==> flow/design.v <==
`timescale 1ns / 1ps
module black_cell(
    input  wire g_left, p_left,
    input  wire g_right, p_right,
    output wire g_out, p_out
);
    assign g_out = g_left | (p_left & g_right);
    assign p_out = p_left & p_right;
endmodule
module gray_cell(
    input  wire g_left, p_left,
    input  wire g_right,
    output wire g_out
);
    assign g_out = g_left | (p_left & g_right);
endmodule
module han_carlson_32(
    input  wire [31:0] a,
    input  wire [31:0] b,
    output wire [31:0] s,
    output wire        ca
);
    wire [31:0] g0, p0;
    assign g0 = a & b;
    assign p0 = a ^ b;
    wire [31:0] gg1, pp1;
    wire [31:0] gg2, pp2;
    wire [31:0] gg3, pp3;
    wire [31:0] gg4, pp4;
    wire [31:0] gg5, pp5;
    genvar i;
    generate
        for (i = 0; i < 32; i = i + 1) begin : STAGE1
            if (i >= 1) begin
                assign gg1[i] = g0[i] | (p0[i] & g0[i-1]);
                assign pp1[i] = p0[i] & p0[i-1];
            end else begin
                assign gg1[i] = g0[i];
                assign pp1[i] = p0[i];
            end
        end
    endgenerate
    generate
        for (i = 0; i < 32; i = i + 1) begin : STAGE2
            if (i >= 2) begin
                assign gg2[i] = gg1[i] | (pp1[i] & gg1[i-2]);
                assign pp2[i] = pp1[i] & pp1[i-2];
            end else begin
                assign gg2[i] = gg1[i];
                assign pp2[i] = pp1[i];
            end
        end
    endgenerate
    generate
        for (i = 0; i < 32; i = i + 1) begin : STAGE3
            if (i >= 4) begin
                assign gg3[i] = gg2[i] | (pp2[i] & gg2[i-4]);
                assign pp3[i] = pp2[i] & pp2[i-4];
            end else begin
                assign gg3[i] = gg2[i];
                assign pp3[i] = pp2[i];
            end
        end
    endgenerate
    generate
        for (i = 0; i < 32; i = i + 1) begin : STAGE4
            if (i >= 8) begin
                assign gg4[i] = gg3[i] | (pp3[i] & gg3[i-8]);
                assign pp4[i] = pp3[i] & pp3[i-8];
            end else begin
                assign gg4[i] = gg3[i];
                assign pp4[i] = pp3[i];
            end
        end
    endgenerate
    generate
        for (i = 0; i < 32; i = i + 1) begin : STAGE5
            if (i >= 16) begin
                assign gg5[i] = gg4[i] | (pp4[i] & gg4[i-16]);
                assign pp5[i] = pp4[i] & pp4[i-16];
            end else begin
                assign gg5[i] = gg4[i];
                assign pp5[i] = pp4[i];
            end
        end
    endgenerate
    wire [31:0] c;
    assign c[0] = 1'b0;
    generate
        for (i = 1; i < 32; i = i + 1) begin : CARRY_ASSIGN
            assign c[i] = gg5[i-1];
        end
    endgenerate
    assign ca = gg5[31];
    assign s = p0 ^ c;
endmodule
module full_adder(
    input a, b, c,
    output s, ca
);
    assign s  = a ^ b ^ c;
    assign ca = (a & b) | (b & c) | (c & a);
endmodule
module compressor_7to3(
    input  [31:0] a1, a2, a3, a4, a5, a6, a7,
    output [31:0] s,
    output [31:0] c1,   
    output [31:0] c2    
);
    genvar j;
    generate
        for (j = 0; j < 32; j = j + 1) begin
            wire s1, s2, s3, s4, d1, d2, d3, d4;
            full_adder f1 (.a(a1[j]), .b(a2[j]), .c(a3[j]), .s(s1), .ca(d1));
            full_adder f2 (.a(a4[j]), .b(a5[j]), .c(a6[j]), .s(s2), .ca(d2));
            full_adder f3 (.a(s1),   .b(s2),   .c(a7[j]),  .s(s3), .ca(d3));
            full_adder f4 (.a(d1),   .b(d2),   .c(d3),    .s(s4), .ca(d4));
            assign s[j]  = s3;
            assign c1[j] = s4;  
            assign c2[j] = d4;  
        end
    endgenerate
endmodule
module csa(
    input  [31:0] a, b, c,
    output [31:0] s,
    output [31:0] ca 
);
    assign s  = a ^ b ^ c;
    assign ca = ((a & b) | (b & c) | (c & a)) << 1;
endmodule
module Optimized_Wallace(
    input clk, rst,
    input [15:0] A, B,
    output reg [31:0] PRODUCT
);
    genvar i, j;
    wire [31:0] pp [0:15];
    generate
        for (i = 0; i < 16; i = i + 1) begin
            for (j = 0; j < 32; j = j + 1) begin
                if ((j >= i) && (j < i + 16))
                    assign pp[i][j] = A[j - i] & B[i];
                else
                    assign pp[i][j] = 1'b0;
            end
        end
    endgenerate
    wire [31:0] s0, s1_1, c0, c1, c0_2, c1_2, b0, b1, b0_2, b1_2;
     compressor_7to3 u1 (.a1(pp[0]), .a2(pp[1]), .a3(pp[2]), .a4(pp[3]), .a5(pp[4]), .a6(pp[5]), .a7(pp[6]), .s(s0), .c1(b0), .c2(b0_2));
     compressor_7to3 u2 (.a1(pp[7]), .a2(pp[8]), .a3(pp[9]), .a4(pp[10]), .a5(pp[11]), .a6(pp[12]), .a7(pp[13]), .s(s1_1), .c1(b1), .c2(b1_2));
   assign c0   = b0<<1;      
   assign c1   = b1<<1;      
   assign c0_2 = b0_2<<2;    
   assign c1_2 = b1_2<<2;   
    reg [31:0] r_s0, r_s1, r_c0, r_c1, r_c02, r_c12, r_pp14, r_pp15;
    always @(posedge clk or posedge rst) begin
        if (rst) begin
            r_s0 <= 0; r_s1 <= 0;
            r_c0 <= 0; r_c1 <= 0;
            r_c02 <= 0; r_c12 <= 0;
            r_pp14 <= 0; r_pp15 <= 0;
        end 
        else begin
            r_s0 <= s0; r_s1 <= s1_1;
            r_c0 <= c0; r_c1 <= c1;
            r_c02 <= c0_2; r_c12 <= c1_2;
            r_pp14 <= pp[14]; r_pp15 <= pp[15];
        end
    end
    wire [31:0] sum2, c1_s2, c2_s2, ca1, ca2;
    compressor_7to3 p1 (.a1(r_s0), .a2(r_s1), .a3(r_c0), .a4(r_c1), .a5(r_c02), .a6(r_c12), .a7(r_pp14), .s(sum2), .c1(c1_s2), .c2(c2_s2));
    assign ca1 = c1_s2<<1;     
    assign ca2 = c2_s2<<2;     
    reg [31:0] rsum2, rca1, rca2, rlt;
    always @(posedge clk or posedge rst) begin
        if (rst) begin
            rsum2 <= 0;
            rca1 <= 0;
            rca2 <= 0;
            rlt <= 0;
        end
        else begin
            rsum2 <= sum2;
            rca1 <= ca1;
            rca2 <= ca2;
            rlt <= r_pp15;
        end
    end
    wire [31:0] ps1, pca1, s, ca;
    csa q1 (.a(rsum2), .b(rca1), .c(rca2), .s(ps1), .ca(pca1));
    csa q2 (.a(rlt), .b(ps1), .c(pca1), .s(s), .ca(ca));
    reg [31:0] rsum, rcarry;
    always @(posedge clk or posedge rst) begin
        if (rst) begin
            rsum <= 0;
            rcarry <= 0;
        end 
        else begin
            rsum <= s;
            rcarry <= ca;
        end
    end
    wire [31:0] sum;
    wire carry;
    han_carlson_32 p2 (.a(rsum), .b(rcarry), .s(sum), .ca(carry));
    always @(posedge clk or posedge rst) begin
        if (rst)
            PRODUCT <= 0;
        else
            PRODUCT <= sum;
    end
endmodule
---- Tool chain data of Optimized_Wallace ----
What the tools print for Optimized_Wallace, step after step.
Line numbers count from 1 in the design file above.
Library cell names are shortened.
The mark n/a stands for no value.
inputs
  design top .............................. Optimized_Wallace
  clock port .............................. clk
  cell library ............................ sky130hd
  timing corner ........................... tt_025C_1v80

---- Word level ----
Yosys after proc, flatten, opt, wreduce and memory -nomap, before mapping. Enables and synchronous resets that opt folds into registers are not counted as muxes. Memory bits, and registers merged into a memory's read port (data or address), are not among the register bits. Print and check cells are not counted. Equal cells are merged and count once.
bit counts
  register bits after elaboration ......... 342
  latch bits .............................. 0
  RAM bits ................................ 0
  memory bits (read-only) ................. 0
  word width x clocked read ports ......... 0
  memory cells ............................ 0
  input port bits ......................... 34
  output and inout bits ................... 32
cells by class
  add/subtract/negate cells ............... 0
  multipliers ............................. 0
  div/mod/pow operators ................... 0
  order comparisons ....................... 0
  eq/ne operators ......................... 0
  shift-type cells ........................ 0
  muxes and demuxes ....................... 0
  bitwise operators ....................... 1854
  reduce/logical cells .................... 0
operators by type and width
  cell                           number
  AND 1 bit                      1014
  OR 1 bit                       442
  bitwise XOR 1 bit              381
  AND 31 bit                     4
  OR 31 bit                      4
  bitwise XOR 32 bit             3
  AND 30 x 31 -> 31 bit          1
  bitwise XOR 30 x 31 -> 31 bit  1
  AND 31 x 30 -> 31 bit          1
  bitwise XOR 31 bit             1
  AND 30 bit                     1
  bitwise XOR 30 bit             1

---- Longest topological paths ----
Longest topological path by Yosys (ltp), each cell counted once; first at word level (registers and memories cut), then after technology mapping (sequential cells cut; the memories' decode and read muxes count).
logic depth
  depth in word-level cells ............... 11
  ABC_AREA ................................ 0
  gate-level depth with buffers ........... 10
  depth with buffers taken out ............ 10

---- After synthesis ----
Source: synth_stat.txt of the flow (Yosys; design flattened, memories mapped). It holds for the ABC_AREA given above (unset counts as 0); a run with the other value may have another netlist.
The area totals of this step are shown rounded.
cells by type
  type      number  total area (µm²)
  dfrtp_1   337     8.43E+03
  fa_1      203     4.06E+03
  and2_1    210     1313.76
  ha_1      104     1.3E+03
  inv_1     205     769.488
  nand2_1   68      255.245
  a21oi_1   26      130.125
  clkbuf_1  33      123.869
  xnor2_1   14      122.618
  nor2_1    21      78.826
  a21o_1    9       67.565
  xor2_1    7       61.309
  o211ai_1  6       45.043
  o21a_1    4       30.029
  nand3_1   5       25.024
  o21ai_0   5       25.024
  nand4_1   3       18.768
  a311oi_1  2       17.517
Not listed: further types 31, cells in them 38.
synthesis totals
  mapped cells ............................ 1300
  chip area (Yosys) ....................... 17200 µm²
  area of sequential cells ................ 8430 µm²
  flip-flop cells ......................... 337
The figures by module come from a second, unflattened synthesis with its own total; it is not the netlist above.
unflattened totals
  cells (unflattened synthesis) ........... 1727
  area (unflattened synthesis) ............ 25500 µm²
Rows give one instance, submodules left out.
modules
  module           instances  cells  area (µm²)  seq. area (µm²)
  (no name shown)  1          713    12500       10600
  full_adder       384        1      20.0        0.0
  compressor_7to3  3          96     721         0.0
  han_carlson_32   1          274    1890        0.0
  csa              2          34     656         0.0

---- Worst setup path after synthesis ----
Path of least setup slack by OpenSTA after synthesis, without wires, with an ideal clock, recovery checks aside; 20% of the period is set as input and as output delay. Where synthesis merged equal registers, the netlist keeps one of their names.
timing post-synthesis
  path type ............................... input to register
  start ................................... in B[7]
  end ..................................... reg (no name shown)
  period .................................. 3000 ps
  input delay ............................. 600 ps
  library setup time ...................... 136 ps
  arrival time ............................ 2346 ps
  required time ........................... 2864 ps
  setup slack ............................. 518 ps
  path delay .............................. 1882 ps
  stages .................................. 7
  buffers on the path ..................... 1
  period reached after synthesis .......... 2482 ps
"path delay" is the arrival time less input delay plus setup time.
"stages" counts driving pins, that of a launching flip-flop among them; a cell with two outputs on the path counts twice.
"period reached after synthesis" is the clock period less the worst setup slack; recovery checks do not enter. This is arithmetic on one report: input and output delays are still those of the set period (20% each).
Between the ends stands the longest chain of elaborated cells between them, by number of cells; it is not shown to be the way that was timed. Of several equally long chains one is given.
Each line given opens the expression or statement behind the cell; cells for indexed reads and writes are added by Yosys, which also makes memories of some case tables.
between the ends, post-synthesis
  cells stage by stage .................... clkbuf_1 and2_1 fa_1 inv_1 fa_1 inv_1 fa_1
  cells in the longest elaborated chain ... 7
  elaborated cells between the ends (all ways) .. 13
  RTL lines with such cells ............... 3
  those cells by class .................... logic (13)
ends and longest elaborated chain, post-synthesis
  element               line  source
  start, declared       134   input [15:0] A, B,
  AND 1 bit             143   assign pp[i][j] = A[j - i] & B[i];
  bitwise XOR 1 bit x2  101   assign s  = a ^ b ^ c;
  AND 1 bit             102   assign ca = (a & b) | (b & c) | (c & a);
  OR 1 bit x2           102
  bitwise XOR 1 bit     101

---- Worst path after layout ----
Path of least setup slack in the final report of run A (OpenROAD, finished layout, wires in). Where an end is a register, its clock arrival counts in the times.
The report prints the path's times to 10 ps; the period is as set.
timing post-layout
  path type ............................... register to register
  start ................................... reg rcarry[5]
  end ..................................... reg (no name shown)
  period .................................. 3310 ps
  library setup time ...................... 70 ps
  arrival time ............................ 3280 ps
  required time ........................... 3820 ps
  setup slack ............................. 540 ps
  stages .................................. 12
  buffers on the path ..................... 1
Between the ends stands the longest chain of elaborated cells between them, by number of cells; it is not shown to be the way that was timed. Of several equally long chains one is given.
between the ends, post-layout
  cells stage by stage .................... dfrtp_1 ha_1 inv_1 fa_1 nand2b_1 a21oi_1 a211oi_1 buf_4 o31ai_2 a2111oi_0 o21bai_1 xor2_1
  cells in the longest elaborated chain ... 10
  elaborated cells between the ends (all ways) .. 15
  RTL lines with such cells ............... 10
  those cells by class .................... logic (15)
ends and longest elaborated chain, post-layout
  element             line  source
  start, declared     193   reg [31:0] rsum, rcarry;
  start, assigned     197   rcarry <= 0;
  start, assigned     201   rcarry <= ca;
  AND 31 bit          24    assign g0 = a & b;
  AND 1 bit           35    assign gg1[i] = g0[i] | (p0[i] & g0[i-1]);
  OR 1 bit            35
  OR 1 bit            46    assign gg2[i] = gg1[i] | (pp1[i] & gg1[i-2]);
  OR 1 bit            57    assign gg3[i] = gg2[i] | (pp2[i] & gg2[i-4]);
  AND 1 bit           68    assign gg4[i] = gg3[i] | (pp3[i] & gg3[i-8]);
  OR 1 bit            68
  AND 1 bit           79    assign gg5[i] = gg4[i] | (pp4[i] & gg4[i-16]);
  OR 1 bit            79
  bitwise XOR 32 bit  95    assign s = p0 ^ c;
  end, assigned       209
  end, assigned       211
  end, declared       135

Add stored flow runs of Optimized_Wallace

Stored flow runs of Optimized_Wallace (3 of them; Yosys, OpenROAD, sky130hd). They differ in their settings and are not a sequence. Constraints: input delay and output delay 20% of the set period each, output load 0.01 pF.
By "clock period reached" is meant the clock period of the run minus its worst setup slack. This is arithmetic on one report: input and output delays are still those of the set period (20% each).
By "allowed time less slack (worst setup path)" is meant the share of the clock period that the worst setup path is allowed (20% is reserved at inputs, 20% at outputs), minus its slack. Clock arrival times at its registers enter into it.
"total power after layout" rests on the timing tool's default activity at the inputs, not on a simulated workload.
"allowed time less slack (worst setup path)" is known to 10 ps.
Results are given in rounded form.

======== run A ========
==> flow/run.sh <==
#!/bin/bash
# the make line also repeats the synthesis and layout settings of config.mk as NAME=value (left out here)
make -C /OpenROAD-flow-scripts/flow DESIGN_CONFIG=/design/flow/config.mk WORK_HOME=/design/flow/orfs CLKGATE_MAP_FILE= finish
==> flow/config.mk <==
export PLATFORM = sky130hd
export DESIGN_NAME = Optimized_Wallace
export DESIGN_NICKNAME = Optimized_Wallace
export VERILOG_FILES = /design/flow/design.v
export SDC_FILE = /design/flow/constraint.sdc
export NUM_CORES = 4
export LEC_CHECK = 0
export CAP_MARGIN = 15
export CORE_ASPECT_RATIO = 1.99
export CORE_MARGIN = 4
export CORE_UTILIZATION = 46
export CTS_CLUSTER_DIAMETER = 284
export GPL_ROUTABILITY_DRIVEN = 1
export HOLD_SLACK_MARGIN = 0.26
export MAX_ROUTING_LAYER = met5
export MIN_ROUTING_LAYER = met2
export PLACE_DENSITY_LB_ADDON = 0.29
export SLEW_MARGIN = 20
export TNS_END_PERCENT = 5
==> flow/constraint.sdc <==
create_clock -name core_clock -period 3.31 [get_ports {clk}]
set_input_delay 0.6620 -clock core_clock [delete_from_list [all_inputs] [get_ports {clk}]]
set_output_delay 0.6620 -clock core_clock [all_outputs]
set_load 0.01 [all_outputs]

-------- measured, run A --------
  allowed time less slack (worst setup path) .. 2770 ps
  type of the worst setup path ............ register to register
  clock period reached .................... 2772 ps
  final worst hold slack .................. 344 ps
  worst setup slack after layout .......... 538 ps
  standard-cell area after layout ......... 19900 µm²
  chip area in the Yosys report ........... 17200 µm²
  utilization after routing ............... 54.2 %
  die footprint ........................... 40700 µm²
  total power after layout ................ 0.0147 W
  post-route setup TNS .................... 0 ps

======== run B ========
==> flow/run.sh <==
#!/bin/bash
# the make line also repeats the synthesis and layout settings of config.mk as NAME=value (left out here)
make -C /OpenROAD-flow-scripts/flow DESIGN_CONFIG=/design/flow/config.mk WORK_HOME=/design/flow/orfs CLKGATE_MAP_FILE= finish
==> flow/config.mk <==
export PLATFORM = sky130hd
export DESIGN_NAME = Optimized_Wallace
export DESIGN_NICKNAME = Optimized_Wallace
export VERILOG_FILES = /design/flow/design.v
export SDC_FILE = /design/flow/constraint.sdc
export NUM_CORES = 4
export LEC_CHECK = 0
export CAP_MARGIN = 20
export CELL_PAD_IN_SITES_DETAIL_PLACEMENT = 0
export CELL_PAD_IN_SITES_GLOBAL_PLACEMENT = 0
export CORE_ASPECT_RATIO = 0.77
export CORE_MARGIN = 2
export CORE_UTILIZATION = 40
export CTS_CLUSTER_SIZE = 30
export GPL_ROUTABILITY_DRIVEN = 1
export GPL_TIMING_DRIVEN = 0
export HOLD_SLACK_MARGIN = 0.04
export PLACE_DENSITY_LB_ADDON = 0.26
export SLEW_MARGIN = 30
export TNS_END_PERCENT = 45
==> flow/constraint.sdc <==
create_clock -name core_clock -period 3.84 [get_ports {clk}]
set_input_delay 0.7680 -clock core_clock [delete_from_list [all_inputs] [get_ports {clk}]]
set_output_delay 0.7680 -clock core_clock [all_outputs]
set_load 0.01 [all_outputs]

-------- measured, run B --------
  allowed time less slack (worst setup path) .. 2480 ps
  type of the worst setup path ............ input to register
  clock period reached .................... 3249 ps
  final worst hold slack .................. 338 ps
  worst setup slack after layout .......... 591 ps
  standard-cell area after layout ......... 20100 µm²
  chip area in the Yosys report ........... 17200 µm²
  utilization after routing ............... 47.4 %
  die footprint ........................... 44700 µm²
  total power after layout ................ 0.0128 W
  post-route setup TNS .................... 0 ps

======== run C ========
==> flow/run.sh <==
#!/bin/bash
# the make line also repeats the synthesis and layout settings of config.mk as NAME=value (left out here)
make -C /OpenROAD-flow-scripts/flow DESIGN_CONFIG=/design/flow/config.mk WORK_HOME=/design/flow/orfs CLKGATE_MAP_FILE= finish
==> flow/config.mk <==
export PLATFORM = sky130hd
export DESIGN_NAME = Optimized_Wallace
export DESIGN_NICKNAME = Optimized_Wallace
export VERILOG_FILES = /design/flow/design.v
export SDC_FILE = /design/flow/constraint.sdc
export NUM_CORES = 4
export LEC_CHECK = 0
export ABC_AREA = 1
export CAP_MARGIN = 30
export CORE_ASPECT_RATIO = 1.59
export CORE_MARGIN = 2
export CORE_UTILIZATION = 47
export CTS_CLUSTER_DIAMETER = 30
export CTS_CLUSTER_SIZE = 25
export GPL_TIMING_DRIVEN = 1
export MAX_ROUTING_LAYER = met5
export PLACE_DENSITY_LB_ADDON = 0.27
export SETUP_SLACK_MARGIN = -0.15
export SLEW_MARGIN = 20
==> flow/constraint.sdc <==
create_clock -name core_clock -period 3.38 [get_ports {clk}]
set_input_delay 0.6760 -clock core_clock [delete_from_list [all_inputs] [get_ports {clk}]]
set_output_delay 0.6760 -clock core_clock [all_outputs]
set_load 0.01 [all_outputs]

-------- measured, run C --------
  allowed time less slack (worst setup path) .. 2070 ps
  type of the worst setup path ............ input to register
  clock period reached .................... 2746 ps
  final worst hold slack .................. 339 ps
  worst setup slack after layout .......... 634 ps
  standard-cell area after layout ......... 21300 µm²
  chip area in the Yosys report ........... 18200 µm²
  utilization after routing ............... 55.3 %
  die footprint ........................... 40400 µm²
  total power after layout ................ 0.0154 W
  post-route setup TNS .................... 0 ps
